==> flow/design.v <==
module CORDIC_tanInv_sqrt(
    output [15:0] X0,   
    output [15:0] Y0,   
    output [15:0] Z0,   
    input  [15:0] Xin,
    input  [15:0] Yin,
    input  [15:0] Zin,   
    input  clk
);
    wire signed [15:0] x_reg [15:0];
    wire signed [15:0] y_reg [15:0];
    wire signed [15:0] z_reg [15:0];
    wire [15:0] x_reg_sh [15:0];
    wire [15:0] y_reg_sh [15:0];
    wire [15:0] sum_x [15:0];
    wire [15:0] sum_y [15:0];
    wire [15:0] sum_z [15:0];
    wire [15:0] y_co;
    wire [15:0] alpha[15:0];
    assign alpha[0]  = 16'h1921;
    assign alpha[1]  = 16'h0ed6;
    assign alpha[2]  = 16'h07d6;
    assign alpha[3]  = 16'h03fa;
    assign alpha[4]  = 16'h01ff;
    assign alpha[5]  = 16'h00ff;
    assign alpha[6]  = 16'h007f;
    assign alpha[7]  = 16'h003f;
    assign alpha[8]  = 16'h001f;
    assign alpha[9]  = 16'h000f;
    assign alpha[10] = 16'h0007;
    assign alpha[11] = 16'h0003;
    assign alpha[12] = 16'h0001;
    assign alpha[13] = 16'h0001;
    assign alpha[14] = 16'h0001;
    assign alpha[15] = 16'h0000;
    Register rx0(x_reg[0], Xin, clk);
    Register ry0(y_reg[0], Yin, clk);
    Register rz0(z_reg[0], Zin, clk);
    assign x_reg_sh[0] = x_reg[0] >>> 0;
    assign y_reg_sh[0] = y_reg[0] >>> 0;
    not n0(y_co[0], y_reg[0][15]);   
    adder_sub ax0(sum_x[0], , x_reg[0], y_reg_sh[0], y_reg[0][15]);
    adder_sub ay0(sum_y[0], , y_reg[0], x_reg_sh[0], y_co[0]);
    adder_sub az0(sum_z[0], , z_reg[0], alpha[0], y_reg[0][15]);
    genvar i;
    generate
        for (i=1; i<16; i=i+1) begin : vectoring_stages
            Register rx(x_reg[i], sum_x[i-1], clk);
            Register ry(y_reg[i], sum_y[i-1], clk);
            Register rz(z_reg[i], sum_z[i-1], clk);
            assign x_reg_sh[i] = x_reg[i] >>> i;
            assign y_reg_sh[i] = y_reg[i] >>> i;
            not yn(y_co[i], y_reg[i][15]);
            adder_sub ax(sum_x[i], , x_reg[i], y_reg_sh[i], y_reg[i][15]);
            adder_sub ay(sum_y[i], , y_reg[i], x_reg_sh[i], y_co[i]);
            adder_sub az(sum_z[i], , z_reg[i], alpha[i], y_reg[i][15]);
        end
    endgenerate
    Register rx16(X0, sum_x[15], clk);
    Register ry16(Y0, sum_y[15], clk);
    Register rz16(Z0, sum_z[15], clk);
endmodule
module adder_sub(
    output signed [15:0] sum,
    output               carry,     
    input  signed [15:0] in1,
    input  signed [15:0] in2,
    input                cin        
);
    assign carry = 0;   
    assign sum = cin ? (in1 - in2) : (in1 + in2);
endmodule
module Register(
    output reg [15:0] q,
    input      [15:0] d,
    input             clk
);
    always @(posedge clk) begin
        q <= d;
    end
endmodule
From RTL to reports: CORDIC_tanInv_sqrt

What the tools print for CORDIC_tanInv_sqrt, step after step.
Line numbers count from 1 in the design file above.
Library cell names are shortened.
A cell with - has no value.

Design top: CORDIC_tanInv_sqrt
Clock: clk
Cell library: sky130hd
Timing corner: tt_025C_1v80

Word-level counts

Source: Yosys, flattened and elaborated. Widths are those after wreduce; folded enables and synchronous resets count as part of the registers. Registers that Yosys merges into a memory's read port (data or address) are not register bits. Print and check cells do not count. Equal cells are merged and count once.

Add/sub/neg operators: 93
Multiply operators: 0
Div/mod/pow operators: 0
Magnitude comparators: 0
Equality and inequality tests: 0
Shift operators: 0
Multiplexer cells: 47
Bitwise operators: 0
Reduce/logical cells: 0

Operators by type and width:

| kind                                                | count |
| two-way mux 16 bit                                  | 47 |
| adder 16 x 2 -> 16 bit (second input constant)      | 3 |
| subtractor 16 x 2 -> 16 bit (second input constant) | 3 |
| adder 16 x 1 -> 16 bit                              | 2 |
| subtractor 16 x 1 -> 16 bit                         | 2 |
| adder 16 x 10 -> 16 bit                             | 2 |
| subtractor 16 x 10 -> 16 bit                        | 2 |
| adder 16 x 11 -> 16 bit                             | 2 |
| subtractor 16 x 11 -> 16 bit                        | 2 |
| adder 16 x 12 -> 16 bit                             | 2 |
| subtractor 16 x 12 -> 16 bit                        | 2 |
| adder 16 x 13 -> 16 bit                             | 2 |
| subtractor 16 x 13 -> 16 bit                        | 2 |
| adder 16 x 14 -> 16 bit                             | 2 |
| subtractor 16 x 14 -> 16 bit                        | 2 |
| adder 16 x 15 -> 16 bit                             | 2 |
| subtractor 16 x 15 -> 16 bit                        | 2 |
| subtractor 16 bit                                   | 2 |
| adder 16 x 2 -> 16 bit                              | 2 |
| subtractor 16 x 2 -> 16 bit                         | 2 |
| adder 16 x 3 -> 16 bit                              | 2 |
| subtractor 16 x 3 -> 16 bit                         | 2 |
| adder 16 x 4 -> 16 bit                              | 2 |
| subtractor 16 x 4 -> 16 bit                         | 2 |
| adder 16 x 5 -> 16 bit                              | 2 |
| subtractor 16 x 5 -> 16 bit                         | 2 |
| adder 16 x 6 -> 16 bit                              | 2 |
| subtractor 16 x 6 -> 16 bit                         | 2 |

Not listed: further kinds 31, cells in them 37.

Bits in registers: 816
Bits in latches: 0
Memory bits (writable): 0
ROM bits: 0
Word width x clocked read ports: 0
Memories kept: 0
Input port bits: 49
Output and inout bits: 48
Word-level cells: 191

Longest topological paths

Depth = most cells in a row (Yosys ltp): at word level without a register or memory, in the mapped netlist without a sequential cell, where the memories' decode and read muxes count.

Word-level depth: 2
ABC_AREA: 0
Mapped depth: 16
Gate-level depth less buffers: 16

Netlist

The flow's flattened synthesis, as Yosys stat reports it; memories are mapped. The netlist is that of the ABC_AREA named above (0 if unset); the other value can give another one.

Cell count: 5796
Mapped area: 52223.8 um2
Sequential area: 16315.6 um2
Mapped flip-flops: 815
Buffer cells: 66

Cell types:

| cell type | count | total area (um2) |
| dfxtp_1   | 815   | 1.63E+04 |
| ha_1      | 775   | 9696.8 |
| xnor2_1   | 527   | 4.62E+03 |
| a21oi_1   | 589   | 2.95E+03 |
| xor2_1    | 246   | 2.15E+03 |
| a21o_1    | 226   | 1.7E+03 |
| nor2_1    | 437   | 1.64E+03 |
| o21ai_0   | 301   | 1.51E+03 |
| inv_1     | 330   | 1.24E+03 |
| nand2_1   | 271   | 1.02E+03 |
| fa_1      | 48    | 960.922 |
| o21a_1    | 121   | 908.371 |
| nand2b_1  | 102   | 638.112 |
| nor3_1    | 108   | 540.518 |
| nor2b_1   | 75    | 469.2 |
| o21bai_1  | 59    | 442.925 |
| nand3_1   | 78    | 390.374 |
| a31oi_1   | 57    | 356.592 |

Other cell types: 62; their cells: 631.
The figures by module come from a second, unflattened synthesis with its own total; it is not the netlist above.

Cell total of the unflattened synthesis: 7458
Area (unflattened synthesis): 64449.3 um2

Rows give one instance, submodules left out.

Modules:

| module             | instances | cells | area (um2) | sequential area (um2) |
| adder_sub          | 48        | 138   | 1001.0     | 0.0 |
| Register           | 51        | 16    | 320.3      | 320.3 |
| CORDIC_tanInv_sqrt | 1         | 18    | 67.6       | 0.0 |

Path before layout

Path of least setup slack by OpenSTA after synthesis, without wires, with an ideal clock, recovery checks aside; 20% of the period is set as input and as output delay. Where synthesis merged equal registers, the netlist keeps one of their names.

Kind: flip-flop to flip-flop
Start point: reg vectoring_stages[14].ry.q[15]
End point: reg vectoring_stages[15].ry.q[12]
Period: 7.0 ns
Library setup time: 0.072 ns
Launch time at the first pin: 0.000 ns
Arrival time: 3.515 ns
Data required time: 6.928 ns
Slack: 3.413 ns
Path delay: 3.587 ns
Stages: 12
Path buffers: 0
Synthesis period reached: 3.587 ns

"path delay" = arrival - input delay + setup time.
"stages": output pins that drive a net of the path, with the launching flip-flop's if there is one; two outputs of one cell count as two.
"synthesis period reached" = period - worst setup slack (recovery checks aside). The figure is calculated, with input and output delays left at 20% of the set period.
Between the ends stands the longest chain of elaborated cells between them, by number of cells; it is not shown to be the way that was timed. Of several equally long chains one is given.
A line is the first line of the expression or statement that the cell stems from. Yosys adds cells for indexed reads and writes and turns some case tables into memories.

Cells stage by stage: dfxtp_1 inv_1 o21ai_0 ha_1 a21o_1 a21oi_1 o21bai_1 o311ai_0 a21boi_0 o21a_1 nor2_1 xnor2_1
Cells in the longest elaborated chain: 1
Elaborated cells between the ends (all ways): 1
RTL lines with such cells: 1
Those cells by class: 1 x mux

Ends and longest elaborated chain, post-synthesis:

| what               | line | text |
| start, declared    | 74   | `output reg [15:0] q,` |
| start, assigned    | 79   | `q <= d;` |
| two-way mux 16 bit | 71   | `assign sum = cin ? (in1 - in2) : (in1 + in2);` |
| end, assigned      | 79   |  |
| end, declared      | 74   |  |

Timing after layout

From the final timing report of flow run A: the path of least setup slack in the routed layout; clock arrival at registers is part of the times.

Kind: flip-flop to flip-flop
Start point: reg vectoring_stages[11].ry.q[12]
End point: reg vectoring_stages[12].rx.q[13]
Period: 2.15 ns
Library setup time: 0.12 ns
Launch time at the first pin: 0.67 ns
Arrival time: 3.58 ns
Data required time: 2.70 ns
Slack: -0.88 ns
Stages: 13
Path buffers: 0

Between the ends stands the longest chain of elaborated cells between them, by number of cells; it is not shown to be the way that was timed. Of several equally long chains one is given.

Cells stage by stage: dfxtp_4 or3_4 nand2_4 xor2_1 ha_1 o21a_1 o31a_1 o31a_1 o211a_1 or3_4 a21oi_4 a21oi_2 xor2_1
Cells in the longest elaborated chain: 2
Elaborated cells between the ends (all ways): 3
RTL lines with such cells: 1
Those cells by class: 2 x add/sub; 1 x mux

Ends and longest elaborated chain, post-layout:

| what                   | line | text |
| start, declared        | 74   | `output reg [15:0] q,` |
| start, assigned        | 79   | `q <= d;` |
| adder 16 x 5 -> 16 bit | 71   | `assign sum = cin ? (in1 - in2) : (in1 + in2);` |
| two-way mux 16 bit     | 71   |  |
| end, assigned          | 79   |  |
| end, declared          | 74   |  |

## Implementation results

Design CORDIC_tanInv_sqrt on sky130hd. What follows are 3 stored runs of the flow, each under its own settings; their order means nothing. The constraints put input and output delay at 20% of the set period each and load the outputs with 0.01 pF.
"period achieved" is the run's clock period less its worst setup slack. It is reckoned from that one timing run; input and output delays stay at 20% of the period that was set.
"time on the worst setup path" is the time allowed to the run's worst setup path (the clock period less input and output delay, where it has them) less its slack. Clock arrival times count: a late capture clock shortens it, a late launch clock lengthens it.

## Flow run A

==> flow/run.sh <==
#!/bin/bash
# the make line also repeats the synthesis and layout settings of config.mk as NAME=value (left out here)
make -C /OpenROAD-flow-scripts/flow DESIGN_CONFIG=/design/flow/config.mk WORK_HOME=/design/flow/orfs CLKGATE_MAP_FILE= finish
==> flow/config.mk <==
export PLATFORM = sky130hd
export DESIGN_NAME = CORDIC_tanInv_sqrt
export DESIGN_NICKNAME = CORDIC_tanInv_sqrt
export VERILOG_FILES = /design/flow/design.v
export SDC_FILE = /design/flow/constraint.sdc
export NUM_CORES = 4
export LEC_CHECK = 0
export ABC_AREA = 0
export CAP_MARGIN = 20
export CELL_PAD_IN_SITES_GLOBAL_PLACEMENT = 2
export CORE_ASPECT_RATIO = 1.53
export CORE_MARGIN = 8
export CORE_UTILIZATION = 52
export CTS_CLUSTER_SIZE = 54
export MAX_ROUTING_LAYER = met4
export PLACE_DENSITY = 0.52
export SETUP_SLACK_MARGIN = 0.25
export SLEW_MARGIN = 20
==> flow/constraint.sdc <==
create_clock -name core_clock -period 2.15 [get_ports {clk}]
set_input_delay 0.4300 -clock core_clock [delete_from_list [all_inputs] [get_ports {clk}]]
set_output_delay 0.4300 -clock core_clock [all_outputs]
set_load 0.01 [all_outputs]

| result of flow run A | value |
|---|---|
| time on the worst setup path | 3.03 ns |
| worst setup path type | flip-flop to flip-flop |
| final setup TNS | -144.847 ns |
| utilization in the final report | 83.3 % |
| chip area after synthesis (Yosys) | 52223.8 um2 |
| worst hold slack | 0.188 ns |
| area of the die | 111057.0 um2 |
| period achieved | 3.025 ns |
| worst setup slack after layout | -0.875 ns |
| standard-cell area of the final layout | 83405.0 um2 |

## Flow run B

==> flow/run.sh <==
#!/bin/bash
# the make line also repeats the synthesis and layout settings of config.mk as NAME=value (left out here)
make -C /OpenROAD-flow-scripts/flow DESIGN_CONFIG=/design/flow/config.mk WORK_HOME=/design/flow/orfs CLKGATE_MAP_FILE= finish
==> flow/config.mk <==
export PLATFORM = sky130hd
export DESIGN_NAME = CORDIC_tanInv_sqrt
export DESIGN_NICKNAME = CORDIC_tanInv_sqrt
export VERILOG_FILES = /design/flow/design.v
export SDC_FILE = /design/flow/constraint.sdc
export NUM_CORES = 4
export LEC_CHECK = 0
export CAP_MARGIN = 15
export CELL_PAD_IN_SITES_DETAIL_PLACEMENT = 1
export CELL_PAD_IN_SITES_GLOBAL_PLACEMENT = 3
export CORE_ASPECT_RATIO = 1.34
export CORE_MARGIN = 8
export CORE_UTILIZATION = 45
export CTS_CLUSTER_DIAMETER = 299
export CTS_CLUSTER_SIZE = 100
export GPL_ROUTABILITY_DRIVEN = 1
export MAX_ROUTING_LAYER = met5
export PLACE_DENSITY_LB_ADDON = 0.24
export SLEW_MARGIN = 15
==> flow/constraint.sdc <==
create_clock -name core_clock -period 3.04 [get_ports {clk}]
set_input_delay 0.6080 -clock core_clock [delete_from_list [all_inputs] [get_ports {clk}]]
set_output_delay 0.6080 -clock core_clock [all_outputs]
set_load 0.01 [all_outputs]

| result of flow run B | value |
|---|---|
| time on the worst setup path | 3.05 ns |
| worst setup path type | flip-flop to flip-flop |
| final setup TNS | -0.016 ns |
| utilization in the final report | 54.4 % |
| chip area after synthesis (Yosys) | 52223.8 um2 |
| worst hold slack | 0.294 ns |
| area of the die | 127328.0 um2 |
| period achieved | 3.052 ns |
| worst setup slack after layout | -0.012 ns |
| standard-cell area of the final layout | 62587.5 um2 |

## Flow run C

==> flow/run.sh <==
#!/bin/bash
# the make line also repeats the synthesis and layout settings of config.mk as NAME=value (left out here)
make -C /OpenROAD-flow-scripts/flow DESIGN_CONFIG=/design/flow/config.mk WORK_HOME=/design/flow/orfs CLKGATE_MAP_FILE= finish
==> flow/config.mk <==
export PLATFORM = sky130hd
export DESIGN_NAME = CORDIC_tanInv_sqrt
export DESIGN_NICKNAME = CORDIC_tanInv_sqrt
export VERILOG_FILES = /design/flow/design.v
export SDC_FILE = /design/flow/constraint.sdc
export NUM_CORES = 4
export LEC_CHECK = 0
export CAP_MARGIN = 20
export CELL_PAD_IN_SITES_GLOBAL_PLACEMENT = 0
export CORE_MARGIN = 2
export CORE_UTILIZATION = 40
export CTS_CLUSTER_DIAMETER = 247
export GPL_ROUTABILITY_DRIVEN = 0
export GPL_TIMING_DRIVEN = 1
export MIN_ROUTING_LAYER = met1
export SETUP_SLACK_MARGIN = 0.8
export SLEW_MARGIN = 15
export TNS_END_PERCENT = 30
==> flow/constraint.sdc <==
create_clock -name core_clock -period 5.49 [get_ports {clk}]
set_input_delay 1.0980 -clock core_clock [delete_from_list [all_inputs] [get_ports {clk}]]
set_output_delay 1.0980 -clock core_clock [all_outputs]
set_load 0.01 [all_outputs]

| result of flow run C | value |
|---|---|
| time on the worst setup path | 3.62 ns |
| worst setup path type | flip-flop to flip-flop |
| final setup TNS | 0.000 ns |
| utilization in the final report | 45.2 % |
| chip area after synthesis (Yosys) | 52223.8 um2 |
| worst hold slack | 0.326 ns |
| area of the die | 133466.0 um2 |
| period achieved | 3.615 ns |
| worst setup slack after layout | 1.875 ns |
| standard-cell area of the final layout | 58556.2 um2 |
